==> flow/design.v <==
module ALUcntrl
(
input [3:0] Opcode,
input [3:0] OpcodeExt_ImmHi,
input [15:0] Reg2Data,
input [3:0] Rsrc_ImmLo,
output reg [3:0] ALUctrl,
output reg [15:0] Rsrc_Imm
);
reg [15:0] signExt, zeroExt, shiftExt;
reg [7:0] Imm;
parameter ADDI = 4'b0101;
parameter SUBI = 4'b1001;
parameter CMPI = 4'b1011;
parameter ANDI = 4'b0001;
parameter ORI = 4'b0010;
parameter XORI = 4'b0011;
parameter MOVI = 4'b1101;
parameter LSH= 4'b1000;
parameter LUI = 4'b1111;
parameter ADD = 4'b0101;
parameter SUB = 4'b1001;
parameter CMP = 4'b1011;
parameter AND = 4'b0001;
parameter OR = 4'b0010;
parameter XOR = 4'b0011;
parameter MOV = 4'b1101;
always@(*) begin
	Rsrc_Imm <= 16'b0;
	Imm <= {OpcodeExt_ImmHi[3:0], Rsrc_ImmLo[3:0]};  
	zeroExt <= {8'b00000000, Imm[7:0]};  
	signExt <= {{8{Imm[7]}}, Imm[7:0]};  
	shiftExt <= {{12{Rsrc_ImmLo[3]}}, Imm[3:0]};  
	case(Opcode) 
		ADDI: begin ALUctrl <= 4'b0101; Rsrc_Imm <= signExt; end
		SUBI: begin ALUctrl <= 4'b1001; Rsrc_Imm <= signExt; end
		CMPI: begin ALUctrl <= 4'b1011; Rsrc_Imm <= signExt; end
		ANDI: begin ALUctrl <= 4'b0001; Rsrc_Imm <= zeroExt; end
		ORI: begin ALUctrl <= 4'b0010; Rsrc_Imm <= zeroExt; end
		XORI: begin ALUctrl <= 4'b0011; Rsrc_Imm <= zeroExt; end
		MOVI: begin ALUctrl <= 4'b1101; Rsrc_Imm <= zeroExt; end
		LSH:
			if(OpcodeExt_ImmHi[2])  
			begin
				ALUctrl <= 4'b0100;
			end
		else if (OpcodeExt_ImmHi[0])
			begin
				ALUctrl <= 4'b0111;  
				Rsrc_Imm <= shiftExt;
			end
		else 
			begin
				ALUctrl <= 4'b0000;  
				Rsrc_Imm <= shiftExt;
			end
		LUI:
		begin
			ALUctrl <= 4'b1111; 
			Rsrc_Imm <= {8'b0, Imm[7:0]};
		end
		default: case(OpcodeExt_ImmHi)  
			ADD: begin ALUctrl <= 4'b0101; Rsrc_Imm <= Reg2Data; end
			SUB: begin ALUctrl <= 4'b1001; Rsrc_Imm <= Reg2Data; end
			CMP: begin ALUctrl <= 4'b1011; Rsrc_Imm <= Reg2Data; end
			AND: begin ALUctrl <= 4'b0001; Rsrc_Imm <= Reg2Data; end
			OR: begin ALUctrl <= 4'b0010; Rsrc_Imm <= Reg2Data; end
			XOR: begin ALUctrl <= 4'b0011; Rsrc_Imm <= Reg2Data; end
			MOV: begin ALUctrl <= 4'b1101; Rsrc_Imm <= Reg2Data; end
			default: begin ALUctrl <= 4'b0000; Rsrc_Imm <= Reg2Data; end 
			endcase
		endcase
	end
endmodule
module ALU (
	input clk,
	input Reset,
	input ALUen,
	input [15:0] Rdest,
	input [15:0] Rsrc,
	input [3:0] alucont,
	output reg [15:0] result,
	output reg [15:0] PSR
);
parameter ADD = 4'b0101;
parameter SUB = 4'b1001;
parameter AND = 4'b0001;
parameter OR = 4'b0010;
parameter XOR = 4'b0011;
parameter LSH = 4'b0100;
parameter LSHI = 4'b0000;
parameter RSHI = 4'b0111;
parameter CMP = 4'b1011;
parameter MOV = 4'b1101;
parameter LUI = 4'b1111;
reg [16:0] temp;   
reg [15:0] PSR_next;  
always @(posedge clk) begin
	if (~Reset) PSR <= 16'b0;
	else PSR <= PSR_next & 16'h00E5;
end
always @(*) begin
	result = 16'b0;
	temp = 17'b0;
	PSR_next = PSR;
	if (ALUen) begin
	case (alucont)
		AND: result = Rdest & Rsrc;  
		OR: result = Rdest | Rsrc;   
		XOR: result = Rdest ^ Rsrc;  
		MOV: result = Rsrc; 		 
		ADD: begin
			temp = Rdest + Rsrc;  
			result = temp[15:0];  
			PSR_next[0] = temp[16];  
			PSR_next[5] = (Rdest[15] == Rsrc[15]) && (result[15] != Rdest[15]);  
		end
		SUB: begin
			temp = Rdest + (~Rsrc + 1);  
			result = temp[15:0];  
			PSR_next[0] = temp[16];  
			PSR_next[5] = (Rdest[15] != Rsrc[15]) && (result[15] != Rdest[15]);  
		end
		LSH: begin
			if (Rsrc == 16'b1111111111111111) begin       
				 result = Rdest >> 1;          				 
			end else if (Rsrc == 16'h0001) begin			 
				 result = Rdest << 1;          				 
			end else begin
				 result = Rdest;               				 
			end
      end
		LSHI:begin
			result = Rdest << Rsrc;  
		end
		RSHI:begin
			result = Rdest >> Rsrc;  
		end
		CMP: begin
			temp = Rdest - Rsrc;	 
		   result = 16'b0;
			PSR_next[6] = (temp[15:0] == 16'b0);    
			PSR_next[7] = temp[16];                 
			PSR_next[2] = (temp[15] == 1'b1);       
		end
		LUI:
			result = (Rsrc << 8) | Rdest[7:0];  
		default: result = 16'b0;  
	endcase
	end
end
endmodule
module mux(
input [15:0] data1, data2,
input select,
output [15:0] dataout
);
assign dataout = select ? data1 : data2;
endmodule
module Controller(
input clk,
input Reset,
input [3:0] OpCode,
input [3:0] OpCodeExt_ImmHi,
input [3:0] RSource_ImmLo,     
output reg AluEn,
output reg MemMuxEn,
output reg RegFileEn,
output reg MemWriteEn,
output reg PCEn,
output reg InstrEn,
output reg PCRead,
output reg PCWrite
);
reg [3:0] state;
reg [3:0] NS;
parameter FETCH = 4'b0000;
parameter DECODE = 4'b0001;
parameter MEMEX = 4'b0010;  
parameter ALUEX = 4'b0011;  
parameter REGWB = 4'b0111;
parameter MEMWB = 4'b0100;
parameter JEX = 4'b0101;
parameter JEXWB = 4'b1000;
parameter PCUPDATE = 4'b1111;
parameter MEMTYPE = 4'b0100;
parameter BranchTYPE = 4'b1100;
always @(posedge clk) begin
	if(~Reset)
	begin
	state <= FETCH;
	end
	else state <= NS;
end
always @(*) begin
	NS <= FETCH;
	case(state)
		FETCH:NS<= DECODE;
		DECODE:begin
			case(OpCode)
				MEMTYPE:begin
					if(OpCodeExt_ImmHi == 4'b0000 || OpCodeExt_ImmHi == 4'b0100)begin
					NS <= MEMEX;  
					end
					if(OpCodeExt_ImmHi == 4'b1100 || OpCodeExt_ImmHi == 4'b1000 || OpCodeExt_ImmHi == 4'b1111)begin
					NS <= JEX;  
					end
				end
				BranchTYPE: NS <= JEX;
				default: NS <= ALUEX;
				endcase
		end
		MEMEX:NS <= MEMWB;
		ALUEX:NS <= REGWB;
		REGWB: NS <= JEX;
		MEMWB: NS <= JEX;
		JEX: NS <= JEXWB;
		JEXWB: NS <= PCUPDATE;
		PCUPDATE: NS <= FETCH;
		default:NS <= FETCH;
	endcase
		if(~Reset)
		begin
			NS <= FETCH;
		end
end
always @(*) begin
	AluEn <= 0;
	MemMuxEn <= 0;
	RegFileEn <= 0;
	PCEn <= 0;
	MemWriteEn <= 0;
	InstrEn <= 0;
	PCRead <= 0;
	PCWrite <= 0;
	case(state)
		FETCH:begin
			AluEn <= 0;
			MemMuxEn <= 0;
			RegFileEn <= 0;
			PCEn <= 0;
			MemWriteEn <= 0;
			InstrEn <= 1;
			PCRead <= 1;
			PCWrite <= 0;
		end
		DECODE:begin
		end
		MEMEX: begin
		MemMuxEn <= 1;
		end
		ALUEX:AluEn <= 1;
		MEMWB:begin
			if(OpCode == 4'b0100 && OpCodeExt_ImmHi == 4'b0100) begin
				MemWriteEn <=1;
				RegFileEn <= 0;
			end
			else if(OpCode == 4'b0100 && OpCodeExt_ImmHi == 4'b0000)begin
				MemMuxEn <= 1;
				RegFileEn <= 1;
			end
			else
			RegFileEn <=1;
		end
		REGWB: begin
		if((OpCode == 4'b0000 && OpCodeExt_ImmHi == 4'b1011)||(OpCode == 4'b1011 || (OpCode == 4'b0100 && OpCodeExt_ImmHi == 4'b0100))) RegFileEn <=0;
		else RegFileEn <=1;
		AluEn <= 1;
		end
		JEX: begin
			PCEn <= 1;
		end
		JEXWB: begin
			PCWrite <=1;
			MemWriteEn <= 1;
		end
		PCUPDATE: begin
			PCRead <= 1;
		end
		default: RegFileEn <=0;
		endcase
end
endmodule
module InstrReg(
input clk,
input En,
input [15:0] instruction,
output reg[3:0] opcode,
output reg[3:0] opcodeExt_ImmHi,
output reg[3:0] Rdest,
output reg[3:0] Rsrc_ImmLo
);
always @(posedge clk)
	if(En)begin
		opcode <= instruction[15:12];  
		Rdest <= instruction[11:8];	 
		opcodeExt_ImmHi <= instruction[7:4];	 
		Rsrc_ImmLo <= instruction[3:0];  
	end
endmodule
module PCControl(
input clk, PCen, Reset,
input [15:0] PSR,             
input [15:0] RegData,
input [3:0] dispLo,           
input [3:0] OpcodeExt_dispHi,
input [3:0] CondRlink,        
input [3:0] Opcode,           
output reg [15:0]PC           
);
reg [3:0] RlinkIndex;
reg [15:0] Rlink [7:0];
parameter JUMP = 4'b0100;
parameter BCOND = 4'b1100;
parameter EQ = 4'b0000;  
parameter NE = 4'b0001;  
parameter GE = 4'b1101;  
parameter CS = 4'b0010;  
parameter CC = 4'b0011;  
parameter HI = 4'b0100;  
parameter LS = 4'b0101;  
parameter LO = 4'b1010;  
parameter HS = 4'b1011;  
parameter GT = 4'b0110;  
parameter LE = 4'b0111;  
parameter FS = 4'b1000;  
parameter FC = 4'b1001;  
parameter LT = 4'b1100;  
parameter UC = 4'b1110;  
parameter JAL = 4'b1000;  
parameter JCOND = 4'b1100;  
parameter RET = 4'b1111;  
always @(posedge clk) begin
if(~Reset) begin
	PC <= 16'h0;
	RlinkIndex <= 4'd0;
end
else if(PCen)begin
    case (Opcode)
        JUMP: begin
            case (OpcodeExt_dispHi)
                JAL: begin
						  if (RlinkIndex < 8) begin
								Rlink[RlinkIndex] <= PC + 1'b1;
								RlinkIndex <= RlinkIndex + 1'b1;
							end
                    PC <= RegData;
                end
                JCOND: begin
                    case (CondRlink)
                        EQ: PC <= PSR[6] ? RegData : PC + 1'b1;   
                        NE: PC <= ~PSR[6] ? RegData : PC + 1'b1;  
                        GE: PC <= (PSR[7] | PSR[6]) ? RegData : PC + 1'b1;  
                        CS: PC <= PSR[0] ? RegData : PC + 1'b1;  
                        CC: PC <= ~PSR[0] ? RegData : PC + 1'b1;  
                        HI: PC <= PSR[2] ? RegData : PC + 1'b1;  
                        LS: PC <= ~PSR[2] ? RegData : PC + 1'b1;  
                        LO: PC <= (~PSR[2] & ~PSR[6]) ? RegData : PC + 1'b1;  
                        HS: PC <= (PSR[2] | PSR[6]) ? RegData : PC + 1'b1;  
                        GT: PC <= PSR[7] ? RegData : PC + 1'b1;  
                        LE: PC <= ~PSR[7] ? RegData : PC + 1'b1;  
                        FS: PC <= PSR[5] ? RegData : PC + 1'b1;  
                        FC: PC <= ~PSR[5] ? RegData : PC + 1'b1;  
                        LT: PC <= (~PSR[7] & ~PSR[6]) ? RegData : PC + 1'b1;  
                        UC: PC <= RegData;  
                        default: PC <= PC + 1'b1;  
                    endcase
                end
                RET: begin
					 if(RlinkIndex >0) begin
							RlinkIndex <= RlinkIndex - 1;
                    PC <= Rlink[RlinkIndex - 1];
                end else begin
						 PC <= PC +1;
						 end
					 end
                default: PC <= PC + 1'b1;  
            endcase
        end
        BCOND: begin
            case (CondRlink)
                EQ: PC <= PSR[6] ? PC + {{8{OpcodeExt_dispHi[3]}},OpcodeExt_dispHi[3:0], dispLo[3:0]} : PC + 1'b1;   
                NE: PC <= ~PSR[6] ? PC + {{8{OpcodeExt_dispHi[3]}},OpcodeExt_dispHi[3:0], dispLo[3:0]} : PC + 1'b1;  
                GE: PC <= (PSR[7] | PSR[6]) ? PC + {{8{OpcodeExt_dispHi[3]}},OpcodeExt_dispHi[3:0], dispLo[3:0]} : PC + 1'b1;  
                CS: PC <= PSR[0] ? PC + {{8{OpcodeExt_dispHi[3]}},OpcodeExt_dispHi[3:0], dispLo[3:0]} : PC + 1'b1;  
                CC: PC <= ~PSR[0] ? PC + {{8{OpcodeExt_dispHi[3]}},OpcodeExt_dispHi[3:0], dispLo[3:0]} : PC + 1'b1;  
                HI: PC <= PSR[2] ? PC + {{8{OpcodeExt_dispHi[3]}},OpcodeExt_dispHi[3:0], dispLo[3:0]} : PC + 1'b1;  
                LS: PC <= ~PSR[2] ? PC + {{8{OpcodeExt_dispHi[3]}},OpcodeExt_dispHi[3:0], dispLo[3:0]} : PC + 1'b1;  
                LO: PC <= (~PSR[2] & ~PSR[6]) ? PC + {{8{OpcodeExt_dispHi[3]}},OpcodeExt_dispHi[3:0], dispLo[3:0]} : PC + 1'b1;  
                HS: PC <= (PSR[2] | PSR[6]) ? PC + {{8{OpcodeExt_dispHi[3]}},OpcodeExt_dispHi[3:0], dispLo[3:0]} : PC + 1'b1;  
                GT: PC <= PSR[7] ? PC + {{8{OpcodeExt_dispHi[3]}},OpcodeExt_dispHi[3:0], dispLo[3:0]} : PC + 1'b1;  
                LE: PC <= ~PSR[7] ? PC + {{8{OpcodeExt_dispHi[3]}},OpcodeExt_dispHi[3:0], dispLo[3:0]} : PC + 1'b1;  
                FS: PC <= PSR[5] ? PC + {{8{OpcodeExt_dispHi[3]}},OpcodeExt_dispHi[3:0], dispLo[3:0]} : PC + 1'b1;  
                FC: PC <= ~PSR[5] ? PC + {{8{OpcodeExt_dispHi[3]}},OpcodeExt_dispHi[3:0], dispLo[3:0]} : PC + 1'b1;  
                LT: PC <= (~PSR[7] & ~PSR[6]) ? PC + {{8{OpcodeExt_dispHi[3]}},OpcodeExt_dispHi[3:0], dispLo[3:0]} : PC + 1'b1;  
                UC: PC <= PC + {{8{OpcodeExt_dispHi[3]}},OpcodeExt_dispHi[3:0], dispLo[3:0]};  
                default: PC <= PC + 1'b1;  
            endcase
        end
        default: PC <= PC + 1'b1;  
    endcase
	 end
end
endmodule
module RegFile (
	 input Reset,
    input clk,                     
    input En,                      
    input [3:0] read_addr,         
    input [3:0] readwrite_addr,    
    input [15:0] write_data,       
    output [15:0] read_data1,      
    output [15:0] read_data2       
);
	reg [15:0] registers [15:0];
	integer i;  
always @(posedge clk) begin
        if (!Reset) begin
            for (i = 0; i < 16; i = i + 1) begin
		    registers[i] <= 16'h0000;  
            end
        end 
	else if (En) begin  
            registers[readwrite_addr] <= write_data;  
        end
		  end
 assign read_data2 = registers[read_addr];  
 assign read_data1 = registers[readwrite_addr];  
endmodule
module CPUCore(
input clk,
input Reset,
output wire [15:0] mem_addr,
output wire        mem_we,
output wire [15:0] mem_wdata,
input  wire [15:0] mem_rdata
);
wire[3:0] OpCodeExt_ImmHi;
wire[3:0] OpCode;
wire[3:0] Rdest;
wire[3:0] Rsrc_ImmLo;
wire AluEn;
wire MemMuxEn;
wire RegFileEn;
wire MemWriteEn;
wire PCEn;
wire InstrEn;
wire PCRead;
wire PCWrite;
wire [15:0] PC;
wire[15:0] read_data1;  
wire[15:0] read_data2;
wire [15:0] MemData;
wire [15:0] Rsrc_ImmData;
wire [15:0] ALUResult;
wire [15:0] PSR;
wire [3:0]alucont;
wire [15:0] Mem_a1;
wire [15:0] MemAddr;
wire [15:0] AluMuxOut;
wire [15:0] MemDataFromMux;
assign MemData   = mem_rdata;
assign mem_addr  = MemAddr;
assign mem_we    = MemWriteEn;
assign mem_wdata = MemDataFromMux;
InstrReg InstrReg(
.clk(clk),
.En(InstrEn),
.instruction(MemData),
.opcode(OpCode),
.opcodeExt_ImmHi(OpCodeExt_ImmHi),
.Rdest(Rdest),
.Rsrc_ImmLo(Rsrc_ImmLo)
);
Controller Controller(
	.clk(clk),
	.Reset(Reset),
	.OpCode(OpCode),
	.OpCodeExt_ImmHi(OpCodeExt_ImmHi),
	.RSource_ImmLo(Rsrc_ImmLo),
	.AluEn(AluEn),
	.MemMuxEn(MemMuxEn),
	.RegFileEn(RegFileEn),
	.PCEn(PCEn),
	.PCRead(PCRead),
	.PCWrite(PCWrite),
	.MemWriteEn(MemWriteEn),
	.InstrEn(InstrEn)
);
PCControl PCControl(
	.Reset(Reset),
	.clk(clk),
	.PSR(PSR),
	.PCen(PCEn),
	.RegData(read_data2),
	.dispLo(Rsrc_ImmLo),   
	.OpcodeExt_dispHi(OpCodeExt_ImmHi),
	.CondRlink(Rdest),
	.Opcode(OpCode),  
	.PC(PC)  
);
RegFile RegFile (
	 .Reset(Reset),
    .clk(clk),                 
    .En(RegFileEn),                  
    .read_addr(Rsrc_ImmLo),  
    .readwrite_addr(Rdest),    
    .write_data(AluMuxOut),   
    .read_data1(read_data1),  
    .read_data2(read_data2)   
);
ALUcntrl ALUcntrl
(
	.Opcode(OpCode),
	.OpcodeExt_ImmHi(OpCodeExt_ImmHi),
	.Reg2Data(read_data2),
	.Rsrc_ImmLo(Rsrc_ImmLo),
	.ALUctrl(alucont),
	.Rsrc_Imm(Rsrc_ImmData)
);
ALU ALU (
	.clk(clk),
	.Reset(Reset),
	.ALUen(AluEn),
	.Rdest(read_data1),
	.Rsrc(Rsrc_ImmData),
	.alucont(alucont),
	.result(ALUResult),
	.PSR(PSR)
);
mux muxALu(
.select(MemMuxEn),
.data1(MemData),
.data2(ALUResult),
.dataout(AluMuxOut)
);
mux muxMEM1(
.select(PCWrite),
.data1(16'h8000),
.data2(read_data2),  
.dataout(Mem_a1)
);
mux muxMEM2(
.select(PCRead),
.data1(PC),
.data2(Mem_a1),
.dataout(MemAddr)
);
mux muxMEMdata(
.select(PCWrite),
.data1(PC),
.data2(read_data1),
.dataout(MemDataFromMux)
);
endmodule
# Reports on CPUCore
# Tool output for the design above before and after an edit, in the order of the flow.
# Lines under "orig" count in the file above, lines under "edited" in the edited file.
# "delta": "edited" minus "orig" as printed here.
# Library cell names are shortened.
# The mark n/a stands for no value.
# setup
top_module	CPUCore
clk_port	clk
lib	sky130hd
pvt_corner	tt_025C_1v80

# Diff
# The edit as a unified diff against the file above.
# This change comes from a script, not from a designer. The edited design behaves differently; no optimisation was intended.
# begin of diff
@@ -287,5 +287,5 @@
 input [15:0] instruction,
 output reg[3:0] opcode,
-output reg[3:0] opcodeExt_ImmHi,
+output reg[2:0] opcodeExt_ImmHi,
 output reg[3:0] Rdest,
 output reg[3:0] Rsrc_ImmLo
# end of diff

# Word-level counts
# Counts by Yosys on the flattened word-level netlist (proc, flatten, opt, wreduce; memories kept). Print and check cells are left out.
# Yosys's memory passes give these memory sizes; they may raise the number of words (mostly to a power of two), join words into wider ones and drop unused or constant bits.
# classes
element	orig	edited	delta
n_addsub	9	6	-3
compare	2	0	-2
n_eq	62	54	-8
shifts	2	2	0
muxes	93	57	-36
bitwise	12	12	0
reduce_and_logical	26	18	-8
# op_table
operator	orig	edited	delta
16-bit two-way mux	44	25	-19
4-bit == test (second input constant)	25	19	-6
1-bit two-way mux	18	13	-5
3-bit two-way mux	6	1	-5
4-bit two-way mux	8	5	-3
1-bit logical OR	5	2	-3
4-bit by 3-bit == test with 1-bit output (second input constant)	14	12	-2
4-bit by 2-bit == test with 1-bit output (second input constant)	10	8	-2
2-bit by 1-bit != test with 1-bit output (second input constant)	2	0	-2
16-bit parallel mux with 3-bit select	2	0	-2
4-bit parallel mux with 2-bit select	2	0	-2
3-bit by 2-bit == test with 1-bit output (second input constant)	0	2	2
3-bit == test (second input constant)	0	2	2
4-bit by 1-bit == test with 1-bit output (second input constant)	5	4	-1
1-bit logical AND	5	4	-1
4-bit zero test	5	4	-1
16-bit by 1-bit adder with 16-bit output (second input constant)	2	1	-1
16-bit parallel mux with 15-bit select	2	1	-1
4-bit parallel mux with 7-bit select	2	1	-1
2-bit nonzero test	2	1	-1
16-bit adder	1	0	-1
4-bit by 1-bit adder with 4-bit output (second input constant)	1	0	-1
4-bit by 1-bit > comparator with 1-bit output (second input constant)	1	0	-1
4-bit less-than comparator (second input constant)	1	0	-1
5-bit AND reduction	1	0	-1
3-bit OR reduction	1	0	-1
5-bit OR reduction	1	0	-1
4-bit by 1-bit subtractor with 4-bit output (second input constant)	1	0	-1
# Operator kinds equal on both sides are left out: 26.
# The list need not be complete.
# word_totals
element	orig	edited	delta
reg_bits	45	40	-5
ram_bits	384	256	-128
memories	2	1	-1
in_bits	18	18	0
output_inout_bits	33	33	0
wordCells	217	158	-59

# Depth
# Depth = most cells in a row (Yosys ltp): at word level without a register or memory, in the mapped netlist without a sequential cell, where the memories' decode and read muxes count.
# depth
element	orig	edited	delta
word_depth	11	11	0
ABC_AREA	0	0	n/a
ltp_mapped	26	21	-5
depth_no_buf	17	16	-1

# Netlist
# Source: synth_stat.txt of the flow (Yosys; design flattened, memories mapped). It holds for the ABC_AREA given above (unset counts as 0); a run with the other value may have another netlist.
# types
cell_type	orig	edited	delta
nor2_1	376	188	-188
edfxtp_1	400	271	-129
o21ai_0	171	96	-75
clkbuf_1	149	81	-68
mux4_2	171	117	-54
nor3_1	104	66	-38
nand2_1	262	293	31
nor4_1	35	8	-27
mux2i_1	78	54	-24
nor3_2	0	22	22
nor2b_1	8	29	21
buf_1	28	9	-19
a31oi_1	28	12	-16
a21o_1	26	11	-15
xnor2_1	35	21	-14
nand2b_1	29	15	-14
or3_1	25	12	-13
mux2_2	27	15	-12
# Cell types equal on both sides are left out: 7.
# The list need not be complete.
# mapped
element	orig	edited	delta
cells	3039	2265	-774
mapped_area_um2	31353.8	22979.5	-8374.3
sequential_area_um2	12852.3	8898.5	-3953.8
ffs	442	309	-133
buffers	257	168	-89
# The figures by module come from a second, unflattened synthesis with its own total; it is not the netlist above.
# hier_totals
element	orig	edited	delta
cells_unflattened	2826	2825	-1
hier_area_um2	31458.9	31428.9	-30.0
# Each row is one instance without its submodules.
# by_module_orig
module	instances	cells	area_um2	mod_seq_area_um2
RegFile	1	861	13665.6	7687.4
PCControl	1	1044	10555.1	4244.1
ALU	1	729	4870.9	100.1
mux	4	18	249.0	0.0
ALUcntrl	1	62	493.0	0.0
InstrReg	1	16	480.5	480.5
Controller	1	40	390.4	180.2
CPUCore	1	2	7.5	0.0
# by_module_edited
module	instances	cells	area_um2	mod_seq_area_um2
RegFile	1	861	13665.6	7687.4
PCControl	1	1044	10555.1	4244.1
ALU	1	729	4870.9	100.1
mux	4	18	249.0	0.0
ALUcntrl	1	62	493.0	0.0
InstrReg	1	15	450.4	450.4
Controller	1	40	390.4	180.2
CPUCore	1	2	7.5	0.0

# Timing after synthesis
# Source: OpenSTA report_checks on the synthesized netlist (no wires, ideal clock, input and output delay 20% of the period each), path of least setup slack; recovery checks are left aside. Register names are those of the netlist, which keeps one name where synthesis merged equal registers.
# synth_path
element	orig	edited	delta
path_kind	register to register	register to register	n/a
startpoint	reg (name not given)	reg (name not given)	n/a
endpoint	mem RegFile.registers[0][12]	mem RegFile.registers[10][15]	n/a
clock_period_ns	8.0	8.0	0.0
setup_ns	0.267	0.270	0.003
t_first_pin_ns	0.000	0.000	0.000
t_arrival_ns	5.555	4.651	-0.904
required_ns	7.733	7.730	-0.003
slack_ns	2.178	3.078	0.900
delay_ns	5.822	4.921	-0.901
path_stages	25	21	-4
n_path_buf	8	6	-2
synth_period_reached_ns	5.822	4.922	-0.900
# "delay_ns" is the arrival time less input delay plus setup time.
# "path_stages": output pins that drive a net of the path, with the launching flip-flop's if there is one; two outputs of one cell count as two.
# "synth_period_reached_ns" = period - worst setup slack (recovery checks aside). The figure is calculated, with input and output delays left at 20% of the set period.
# synth_between_orig
cell_sequence	dfxtp_1 > buf_6 > buf_8 > buf_4 > mux4_2 > mux4_2 > a22o_1 > buf_6 > buf_2 > buf_2 > buf_2 > ha_1 > fa_1 > a21oi_1 > o21bai_1 > a21o_1 > a21oi_1 > o21bai_1 > a211o_1 > a21oi_1 > xor2_1 > o21ai_0 > a2111oi_4 > buf_4 > nor3_1
# synth_rtl_orig
element	line_no	source
end, declared	415	reg [15:0] registers [15:0];
# orig: Chain of elaborated cells between the ends: none given.
# synth_between_edited
cell_sequence	dfxtp_1 > buf_2 > buf_2 > mux4_2 > mux2i_1 > nor3_1 > nor3_2 > buf_2 > buf_2 > buf_2 > ha_1 > inv_1 > o21bai_1 > a2111o_1 > nand2_1 > a31oi_1 > o41ai_1 > xnor2_1 > a2111oi_4 > buf_4 > a21oi_1
# synth_rtl_edited
element	line_no	source
end, declared	415	reg [15:0] registers [15:0];
# edited: Chain of elaborated cells between the ends: none given.

# Worst path after layout
# Path of least setup slack in the final report of each run of pair A (OpenROAD, finished layout, wires in). Where an end is a register, its clock arrival counts in the times.
# layout_path
element	orig	edited	delta
path_kind	register to register	register to register	n/a
startpoint	reg (name not given)	reg (name not given)	n/a
endpoint	mem RegFile.registers[5][14]	mem RegFile.registers[2][14]	n/a
clock_period_ns	6.74	6.74	0.00
setup_ns	0.27	0.29	0.02
t_first_pin_ns	0.62	0.55	-0.07
t_arrival_ns	6.22	6.47	0.25
required_ns	7.09	7.01	-0.08
slack_ns	0.88	0.54	-0.34
path_stages	17	17	0
n_path_buf	0	1	1
# layout_between_orig
cell_sequence	dfxtp_4 > mux4_1 > mux4_2 > a22o_2 > ha_1 > fa_1 > a21oi_1 > o21bai_1 > a21o_1 > a21oi_1 > o21bai_1 > a2111oi_0 > o21bai_1 > a21oi_1 > xnor2_1 > o221a_2 > nor3b_1
# layout_rtl_orig
element	line_no	source
end, declared	415	reg [15:0] registers [15:0];
# orig: Chain of elaborated cells between the ends: none given.
# layout_between_edited
cell_sequence	dfxtp_4 > buf_4 > mux4_2 > mux2i_1 > mux2i_1 > inv_1 > ha_1 > fa_1 > o21bai_1 > nand2_1 > a31o_2 > a211oi_1 > o21ai_0 > a21oi_1 > nor2b_1 > nand2_1 > a21oi_1
# layout_rtl_edited
element	line_no	source
end, declared	415	reg [15:0] registers [15:0];
# edited: Chain of elaborated cells between the ends: none given.

# Flow runs
# Both versions went through the flow (Yosys, OpenROAD) with the same settings in each pair. Constraints: input delay and output delay 20% of the set period each, output load 0.01 pF.
# settings_pair_A
CORE_UTILIZATION	40
PLACE_DENSITY	0.6
period_ns	6.74
CAP_MARGIN	20
CORE_MARGIN	2
SLEW_MARGIN	20
# measured_pair_A
element	orig	edited	delta
synthesis_area_um2	31353.8	22979.5	-8374.3
dieArea_um2	80639.0	59382.4	-21256.6
finish.stdcell_area_um2	34787.1	25315.5	-9471.6
final_util_pct	44.9	44.7	-0.2
worstSetupSlack_ns	0.877	0.539	-0.338
tns_ns	0.000	0.000	0.000
fin_hold_ws_ns	0.472	0.495	0.023
totalPower_uw	8229	6281	-1948
clock_period_reached_ns	5.863	6.201	0.338
# settings_pair_B
CORE_ASPECT_RATIO	1.07
CORE_UTILIZATION	42
CTS_CLUSTER_SIZE	30
GPL_TIMING_DRIVEN	1
PLACE_DENSITY	0.51
SETUP_SLACK_MARGIN	-0.36
SLEW_MARGIN	20
period_ns	7.86
CAP_MARGIN	20
CORE_MARGIN	2
# measured_pair_B
element	orig	edited	delta
synthesis_area_um2	31353.8	22979.5	-8374.3
dieArea_um2	76854.2	56600.4	-20253.8
finish.stdcell_area_um2	34855.9	25187.9	-9668.0
final_util_pct	47.2	46.7	-0.5
worstSetupSlack_ns	1.474	1.171	-0.303
tns_ns	0.000	0.000	0.000
fin_hold_ws_ns	0.463	0.475	0.012
totalPower_uw	7346	5412	-1934
clock_period_reached_ns	6.386	6.689	0.303
# "clock_period_reached_ns" is the run's clock period less its worst setup slack. It is reckoned from that one timing run; input and output delays stay at 20% of the period that was set.
# By "totalPower_uw" is meant OpenSTA's value without simulated activity: inputs other than the clock are taken to toggle once in ten clock periods, and the tool carries that through the logic.
